==> flow/design.v <==
module gcd (
    input  logic        clk_i,
    input  logic        rst_i,
    input  logic        start_i,
    input  logic [31:0] a_i,
    input  logic [31:0] b_i,
    output logic        busy_o,
    output logic        valid_o,
    output logic [31:0] result_o
);
    logic [31:0] a, a_nxt;
    logic [31:0] b, b_nxt;
    logic [5:0]  k, k_nxt;           
    logic [31:0] result, result_nxt;
    typedef enum logic [3:0] {
        IDLE       = 4'b0000,
        LOAD       = 4'b0001,
        CHK_ZERO   = 4'b0010,
        FACTOR2    = 4'b0011,
        STRIP_A    = 4'b0100,
        STRIP_B    = 4'b0101,
        CMP        = 4'b0110,
        SUB        = 4'b0111,
        DONE       = 4'b1000
    } state_t;
    state_t state, state_nxt;
    logic a_is_zero, b_is_zero;
    logic both_even, a_even, b_even;
    logic a_gt_b;
    logic b_will_be_zero;           
    assign a_is_zero = (a == 0);
    assign b_is_zero = (b == 0);
    assign both_even = (a[0] == 0) && (b[0] == 0);
    assign a_even    = (a[0] == 0);
    assign b_even    = (b[0] == 0);
    assign a_gt_b    = (a > b);
    logic load_inputs, inc_k, shift_a, shift_b, swap, set_res;
    always_comb begin
        state_nxt   = state;
        load_inputs = 1'b0;
        inc_k       = 1'b0;
        shift_a     = 1'b0;
        shift_b     = 1'b0;
        swap        = 1'b0;
        set_res     = 1'b0;
        a_nxt      = a;
        b_nxt      = b;
        k_nxt      = k;
        result_nxt = result;
        b_will_be_zero = 1'b0;
        case (state)
            IDLE: begin
                if (start_i) begin
                    load_inputs = 1'b1;           
                    state_nxt   = LOAD;
                end
            end
            LOAD: begin
                a_nxt = a_i;                      
                b_nxt = b_i;
                k_nxt = 6'd0;                     
                state_nxt = CHK_ZERO;
            end
            CHK_ZERO: begin
                if (a_is_zero && b_is_zero) begin
                    set_res     = 1'b1;
                    result_nxt  = 32'd0;
                    state_nxt   = DONE;
                end else if (a_is_zero) begin
                    set_res     = 1'b1;
                    result_nxt  = b;
                    state_nxt   = DONE;
                end else if (b_is_zero) begin
                    set_res     = 1'b1;
                    result_nxt  = a;
                    state_nxt   = DONE;
                end else begin
                    state_nxt = FACTOR2;
                end
            end
            FACTOR2: begin
                if (both_even) begin
                    shift_a = 1'b1;
                    shift_b = 1'b1;
                    inc_k   = 1'b1;
                    a_nxt = a >> 1;
                    b_nxt = b >> 1;
                    k_nxt = k + 1'b1;
                    state_nxt = FACTOR2;           
                end else begin
                    state_nxt = STRIP_A;
                end
            end
            STRIP_A: begin
                if (a_even) begin
                    shift_a = 1'b1;
                    a_nxt   = a >> 1;
                    state_nxt = STRIP_A;
                end else begin
                    state_nxt = STRIP_B;
                end
            end
            STRIP_B: begin
                if (b_even) begin
                    shift_b = 1'b1;
                    b_nxt   = b >> 1;
                    state_nxt = STRIP_B;
                end else begin
                    state_nxt = CMP;
                end
            end
            CMP: begin
                if (a_gt_b) begin
                    swap  = 1'b1;
                    a_nxt = b;
                    b_nxt = a;
                end
                state_nxt = SUB;
            end
            SUB: begin
                b_nxt = b - a;                      
                b_will_be_zero = (b_nxt == 0);
                if (b_will_be_zero) begin
                    set_res     = 1'b1;
                    result_nxt  = a << k;         
                    state_nxt   = DONE;
                end else begin
                    state_nxt = STRIP_B;
                end
            end
            DONE: begin
                state_nxt = IDLE;                  
            end
            default: state_nxt = IDLE;            
        endcase
    end
    always_ff @(posedge clk_i or posedge rst_i) begin
        if (rst_i) begin
            a      <= 32'd0;
            b      <= 32'd0;
            k      <= 6'd0;
            result <= 32'd0;
        end else begin
            a      <= a_nxt;
            b      <= b_nxt;
            k      <= k_nxt;
            result <= result_nxt;
        end
    end
    always_ff @(posedge clk_i or posedge rst_i) begin
        if (rst_i)
            state <= IDLE;
        else
            state <= state_nxt;
    end
    always_ff @(posedge clk_i or posedge rst_i) begin
        if (rst_i) begin
            busy_o   <= 1'b0;
            valid_o  <= 1'b0;
            result_o <= 32'd0;
        end else begin
            busy_o   <= (state != IDLE) && (state != DONE);
            valid_o  <= set_res;                
            result_o <= result_nxt;
        end
    end
endmodule
Hand-over note for gcd

* Step by step through the tools: gcd *
Module gcd before and after one edit of its RTL, step after step.
"unedited" refers to lines of the RTL above, "edited" to lines of the edited file.
"change": "edited" minus "unedited" as printed here. "rel. change": 100 x difference / "unedited".
Operators: Yosys type, input widths -> output width; for muxes data width and select width s.
Library cell names are shortened.
Not given: n/a

inputs
  design top = gcd
  clock port = clk_i
  cell library = sky130hd
  timing corner = tt_025C_1v80

* Edit of the RTL *
The edit as a unified diff against the file above.
The edited RTL no longer does the same as the RTL above: the edit was made by script, with no optimisation intended.

begin of diff
@@ -7,6 +7,8 @@
     output logic        busy_o,
     output logic        valid_o,
-    output logic [31:0] result_o
+    output logic [31:0] result_o_pad
 );
+    logic [31:0] result_o;
+    always_ff @(posedge clk_i) result_o_pad <= result_o;
     logic [31:0] a, a_nxt;
     logic [31:0] b, b_nxt;
end of diff

* Word level *
Yosys after proc, flatten, opt, wreduce and memory -nomap, before mapping. Memory bits, and registers merged into a memory's read port (data or address), are not among the register bits. Print and check cells are not counted. Equal cells are merged and count once.

storage and ports
  element                unedited  edited  change  rel. change (%)
  input bits             67        67      0       0.00
  word-level cells       77        78      +1      +1.30
  register bits          108       140     +32     +29.63
  output and inout bits  34        34      0       0.00

cells by class
  element                           unedited  edited  change  rel. change (%)
  bitwise logic cells               2         2       0       0.00
  add/sub/neg operators             2         2       0       0.00
  eq/ne operators                   15        15      0       0.00
  reductions and logical operators  18        18      0       0.00
  shifts and indexed selects        1         1       0       0.00
  muxes and demuxes                 29        29      0       0.00
  $lt $le $gt $ge                   1         1       0       0.00

operator list
  kind                 unedited  edited  change  rel. change (%)
  $mux 32              10        10      0       0.00
  $ne 2x2->1 const B   6         6       0       0.00
  $mux 1               5         5       0       0.00
  $mux 4               5         5       0       0.00
  $eq 4x3->1 const B   4         4       0       0.00
  $logic_and 1x1->1    3         3       0       0.00
  $logic_not 32->1     3         3       0       0.00
  $reduce_and 3->1     3         3       0       0.00
  $eq 4x2->1 const B   2         2       0       0.00
  $ne 4x4->1 const B   2         2       0       0.00
  $not 1->1            2         2       0       0.00
  $reduce_and 4->1     2         2       0       0.00
  $reduce_bool 2->1    2         2       0       0.00
  $reduce_bool 4->1    2         2       0       0.00
  $add 6x1->6 const B  1         1       0       0.00
  $eq 4x1->1 const B   1         1       0       0.00
  $gt 32x32->1         1         1       0       0.00
  $logic_not 4->1      1         1       0       0.00
  $mux 2               1         1       0       0.00
  $mux 3               1         1       0       0.00
  $mux 6               1         1       0       0.00
  $pmux 1 s2           1         1       0       0.00
  $pmux 32 s2          1         1       0       0.00
  $pmux 32 s4          1         1       0       0.00
  $pmux 32 s5          1         1       0       0.00
  $pmux 4 s8           1         1       0       0.00
  $pmux 6 s2           1         1       0       0.00
  $reduce_and 2->1     1         1       0       0.00

The list need not be complete.

* Logic depth *
Yosys ltp: most cells in a row. Word level: on the elaborated netlist, between registers, memories and ports. Mapped: between sequential cells and ports; inverters and the memories' decode and read muxes count.

logic depth
  element                       unedited  edited  change  rel. change (%)
  word-level depth              5         5       0       0.00
  ABC_AREA                      0         0       n/a     n/a
  mapped depth                  17        17      0       0.00
  mapped depth without buffers  15        15      0       0.00

* Mapped cells and area *
Yosys stat after the flow's synthesis: flattened, memories mapped to cells. It holds for the ABC_AREA given above (unset counts as 0); a run with the other value may have another netlist.

mapped netlist
  element                             unedited   edited     change      rel. change (%)
  cell count                          1181       1214       +33         +2.79
  flip-flops                          108        140        +32         +29.63
  synthesis area (mm^2)               0.0095554  0.0102336  +0.0006782  +7.10
  buffer cells                        111        117        +6          +5.41
  sequential part of the area (mm^2)  0.0027026  0.0033432  +0.0006406  +23.70

cell types
  cell type  unedited  edited  change  rel. change (%)
  nor2_1     90        52      -38     -42.22
  mux2i_1    27        64      +37     +137.04
  a22oi_1    33        1       -32     -96.97
  dfxtp_1    0         32      +32     n/a
  a222oi_1   4         35      +31     +775.00
  a31oi_1    33        4       -29     -87.88
  clkbuf_1   89        109     +20     +22.47
  mux4_2     17        2       -15     -88.24
  a21oi_1    105       91      -14     -13.33
  o21ai_0    123       134     +11     +8.94
  xnor2_1    12        23      +11     +91.67
  a21o_1     7         18      +11     +157.14
  nand2_1    156       147     -9      -5.77
  xor2_1     17        8       -9      -52.94
  nor3_1     15        24      +9      +60.00
  a221oi_1   21        28      +7      +33.33
  o31ai_1    10        3       -7      -70.00
  buf_6      7         0       -7      -100.00

The list need not be complete.

* Worst setup path after synthesis *
Path of least setup slack by OpenSTA after synthesis, without wires, with an ideal clock, recovery checks aside; 20% of the period is set as input and as output delay. Where synthesis merged equal registers, the netlist keeps one of their names.

path after synthesis
  element                        unedited              edited                change  rel. change (%)
  kind                           register -> register  register -> register  n/a     n/a
  from                           reg a[8]              reg a[2]              n/a     n/a
  to                             reg result[10]        reg result_o[0]       n/a     n/a
  arrival time (ps)              4049                  4020                  -29     -0.72
  delay of the path (ps)         4174                  4147                  -27     -0.65
  clock period (ps)              6000                  6000                  0       0.00
  required time (ps)             5875                  5873                  -2      -0.03
  stages                         18                    16                    -2      -11.11
  setup slack (ps)               1826                  1853                  +27     n/a
  path buffers                   4                     2                     -2      -50.00
  time at the first pin (ps)     0                     0                     0       n/a
  library setup time (ps)        125                   127                   +2      n/a
  synthesis period reached (ps)  4174                  4147                  -27     -0.65

"delay of the path" is the arrival time less input delay plus setup time.
"stages": output pins that drive a net of the path, with the launching flip-flop's if there is one; two outputs of one cell count as two.
"synthesis period reached" = period - worst setup slack (recovery checks aside). The figure is calculated, with input and output delays left at 20% of the set period.
Between the ends stands the longest chain of elaborated cells between them, by number of cells; it is not shown to be the way that was timed. Of several equally long chains one is given.
Each line given opens the expression or statement behind the cell; cells for indexed reads and writes are added by Yosys, which also makes memories of some case tables.

between the ends, after synthesis, unedited
  cell sequence = dfrtp_1 clkbuf_1 inv_1 ha_1 buf_4 and4_1 nand3_1 a311o_1 a32oi_1 xor2_1 or4_1 nor4b_1 nand4_1 or4_4 o32a_2 buf_6 buf_12 mux2_4
  length of the longest elaborated chain = 4
  elaborated cells on any way between the ends = 12
  source lines of those cells = 8
  classes of those cells = add/sub (1); eq/ne (2); shift (1); mux (4); reduce/logical (4)

RTL lines, path after synthesis, unedited
  element           RTL line  text
  from (decl)       11        logic [31:0] a, a_nxt;
  from (assign)     139       a      <= 32'd0;
  from (assign)     144       a      <= a_nxt;
  $sub 32x32->32    121       b_nxt = b - a;
  $logic_not 32->1  122       b_will_be_zero = (b_nxt == 0);
  $mux 32           123       if (b_will_be_zero) begin
  $pmux 32 s2       51        case (state)
  to (assign)       142       result <= 32'd0;
  to (assign)       147       result <= result_nxt;
  to (decl)         14        logic [31:0] result, result_nxt;

between the ends, after synthesis, edited
  cell sequence = dfrtp_1 clkbuf_1 inv_1 ha_1 a211oi_1 o31ai_1 a31oi_4 o31ai_2 a21oi_2 xnor2_1 or4_1 nor4_1 and4b_2 o2bb2ai_4 buf_12 mux2_1

RTL lines, path after synthesis, edited
  element        RTL line  text
  from (decl)    13        logic [31:0] a, a_nxt;
  from (assign)  141       a      <= 32'd0;
  from (assign)  146       a      <= a_nxt;
  to (assign)    162       result_o <= 32'd0;
  to (assign)    166       result_o <= result_nxt;
  to (decl)      11        logic [31:0] result_o;

edited: No chain of elaborated cells between the ends is given.

* Path in the finished layout *
From the final timing report of the runs of set A: the path of least setup slack in the routed layout; clock arrival at registers is part of the times.
The path's times are printed in steps of 10 ps; the period is the one set.

path post-layout
  element                     unedited              edited                change  rel. change (%)
  kind                        register -> register  register -> register  n/a     n/a
  from                        reg b[0]              reg a[2]              n/a     n/a
  to                          reg result[27]        reg result_o[0]       n/a     n/a
  library setup time (ps)     110                   120                   +10     n/a
  arrival time (ps)           5050                  5040                  -10     -0.20
  clock period (ps)           5020                  5020                  0       0.00
  required time (ps)          5280                  5330                  +50     +0.95
  time at the first pin (ps)  370                   440                   +70     +18.92
  stages                      17                    15                    -2      -11.76
  path buffers                1                     1                     0       0.00
  setup slack (ps)            230                   290                   +60     n/a

Between the ends stands the longest chain of elaborated cells between them, by number of cells; it is not shown to be the way that was timed. Of several equally long chains one is given.

between the ends, post-layout, unedited
  cell sequence = dfrtp_1 inv_1 ha_1 inv_1 fa_1 a211oi_2 o21ai_1 a21oi_1 xor2_1 o21ai_0 or4_1 nor4b_2 nand4_1 or4_4 o32a_2 buf_4 mux2_4
  length of the longest elaborated chain = 5
  elaborated cells on any way between the ends = 12
  source lines of those cells = 8
  classes of those cells = add/sub (1); eq/ne (2); mux (5); reduce/logical (4)

RTL lines, path post-layout, unedited
  element           RTL line  text
  from (decl)       12        logic [31:0] b, b_nxt;
  from (assign)     140       b      <= 32'd0;
  from (assign)     145       b      <= b_nxt;
  $logic_not 32->1  32        assign b_is_zero = (b == 0);
  $mux 32           73        end else if (b_is_zero) begin
  $mux 32           69        end else if (a_is_zero) begin
  $mux 32           65        if (a_is_zero && b_is_zero) begin
  $pmux 32 s2       51        case (state)
  to (assign)       142       result <= 32'd0;
  to (assign)       147       result <= result_nxt;
  to (decl)         14        logic [31:0] result, result_nxt;

between the ends, post-layout, edited
  cell sequence = dfrtp_1 inv_1 ha_1 a211oi_1 o31ai_1 a31oi_4 o31ai_2 a21oi_2 xnor2_1 or4_1 nor4_1 and4b_2 o2bb2ai_4 buf_4 mux2_1

RTL lines, path post-layout, edited
  element        RTL line  text
  from (decl)    13        logic [31:0] a, a_nxt;
  from (assign)  141       a      <= 32'd0;
  from (assign)  146       a      <= a_nxt;
  to (assign)    162       result_o <= 32'd0;
  to (assign)    166       result_o <= result_nxt;
  to (decl)      11        logic [31:0] result_o;

edited: No chain of elaborated cells between the ends is given.

* Measured runs *
Both versions went through the flow (Yosys, OpenROAD) with the same settings in each pair. Constraints: input delay and output delay 20% of the set period each, output load 0.01 pF.

flow settings, set A
  CORE_UTILIZATION = 40
  PLACE_DENSITY = 0.6
  period_ns = 5.02
  CAP_MARGIN = 20
  CORE_MARGIN = 2
  SLEW_MARGIN = 20

measured results, set A
  element                                        unedited   edited     change      rel. change (%)
  standard-cell area of the final layout (mm^2)  0.0112733  0.0121492  +0.0008759  +7.77
  smallest setup slack (ps)                      233        289        +56         n/a
  total negative setup slack (ps)                0          0          0           n/a
  die outline area (mm^2)                        0.0251413  0.0268796  +0.0017383  +6.91
  period achieved (ps)                           4787       4731       -56         -1.17
  mapped cell area after synthesis (mm^2)        0.0095554  0.0102336  +0.0006782  +7.10

flow settings, set B
  ABC_AREA = 1
  CELL_PAD_IN_SITES_DETAIL_PLACEMENT = 2
  CELL_PAD_IN_SITES_GLOBAL_PLACEMENT = 3
  CORE_MARGIN = 8
  CORE_UTILIZATION = 32
  CTS_CLUSTER_SIZE = 76
  MIN_ROUTING_LAYER = met1
  PLACE_DENSITY_LB_ADDON = 0.01
  TNS_END_PERCENT = 55
  period_ns = 8.45
  CAP_MARGIN = 20
  SLEW_MARGIN = 20

measured results, set B
  element                                        unedited   edited     change      rel. change (%)
  standard-cell area of the final layout (mm^2)  0.0119602  0.0128511  +0.0008909  +7.45
  smallest setup slack (ps)                      4374       4000       -374        n/a
  total power after layout (mW)                  5.833      6.225      +0.392      +6.72
  total negative setup slack (ps)                0          0          0           n/a
  die outline area (mm^2)                        0.0382476  0.0402223  +0.0019747  +5.16
  period achieved (ps)                           4076       4450       +374        +9.18
  mapped cell area after synthesis (mm^2)        0.0103186  0.0108992  +0.0005806  +5.63

"period achieved": clock period set for the run, less the worst setup slack. It is reckoned from that one timing run; input and output delays stay at 20% of the period that was set.
"total power after layout" is the tool's figure for a default switching activity; nothing was simulated.

End of note.
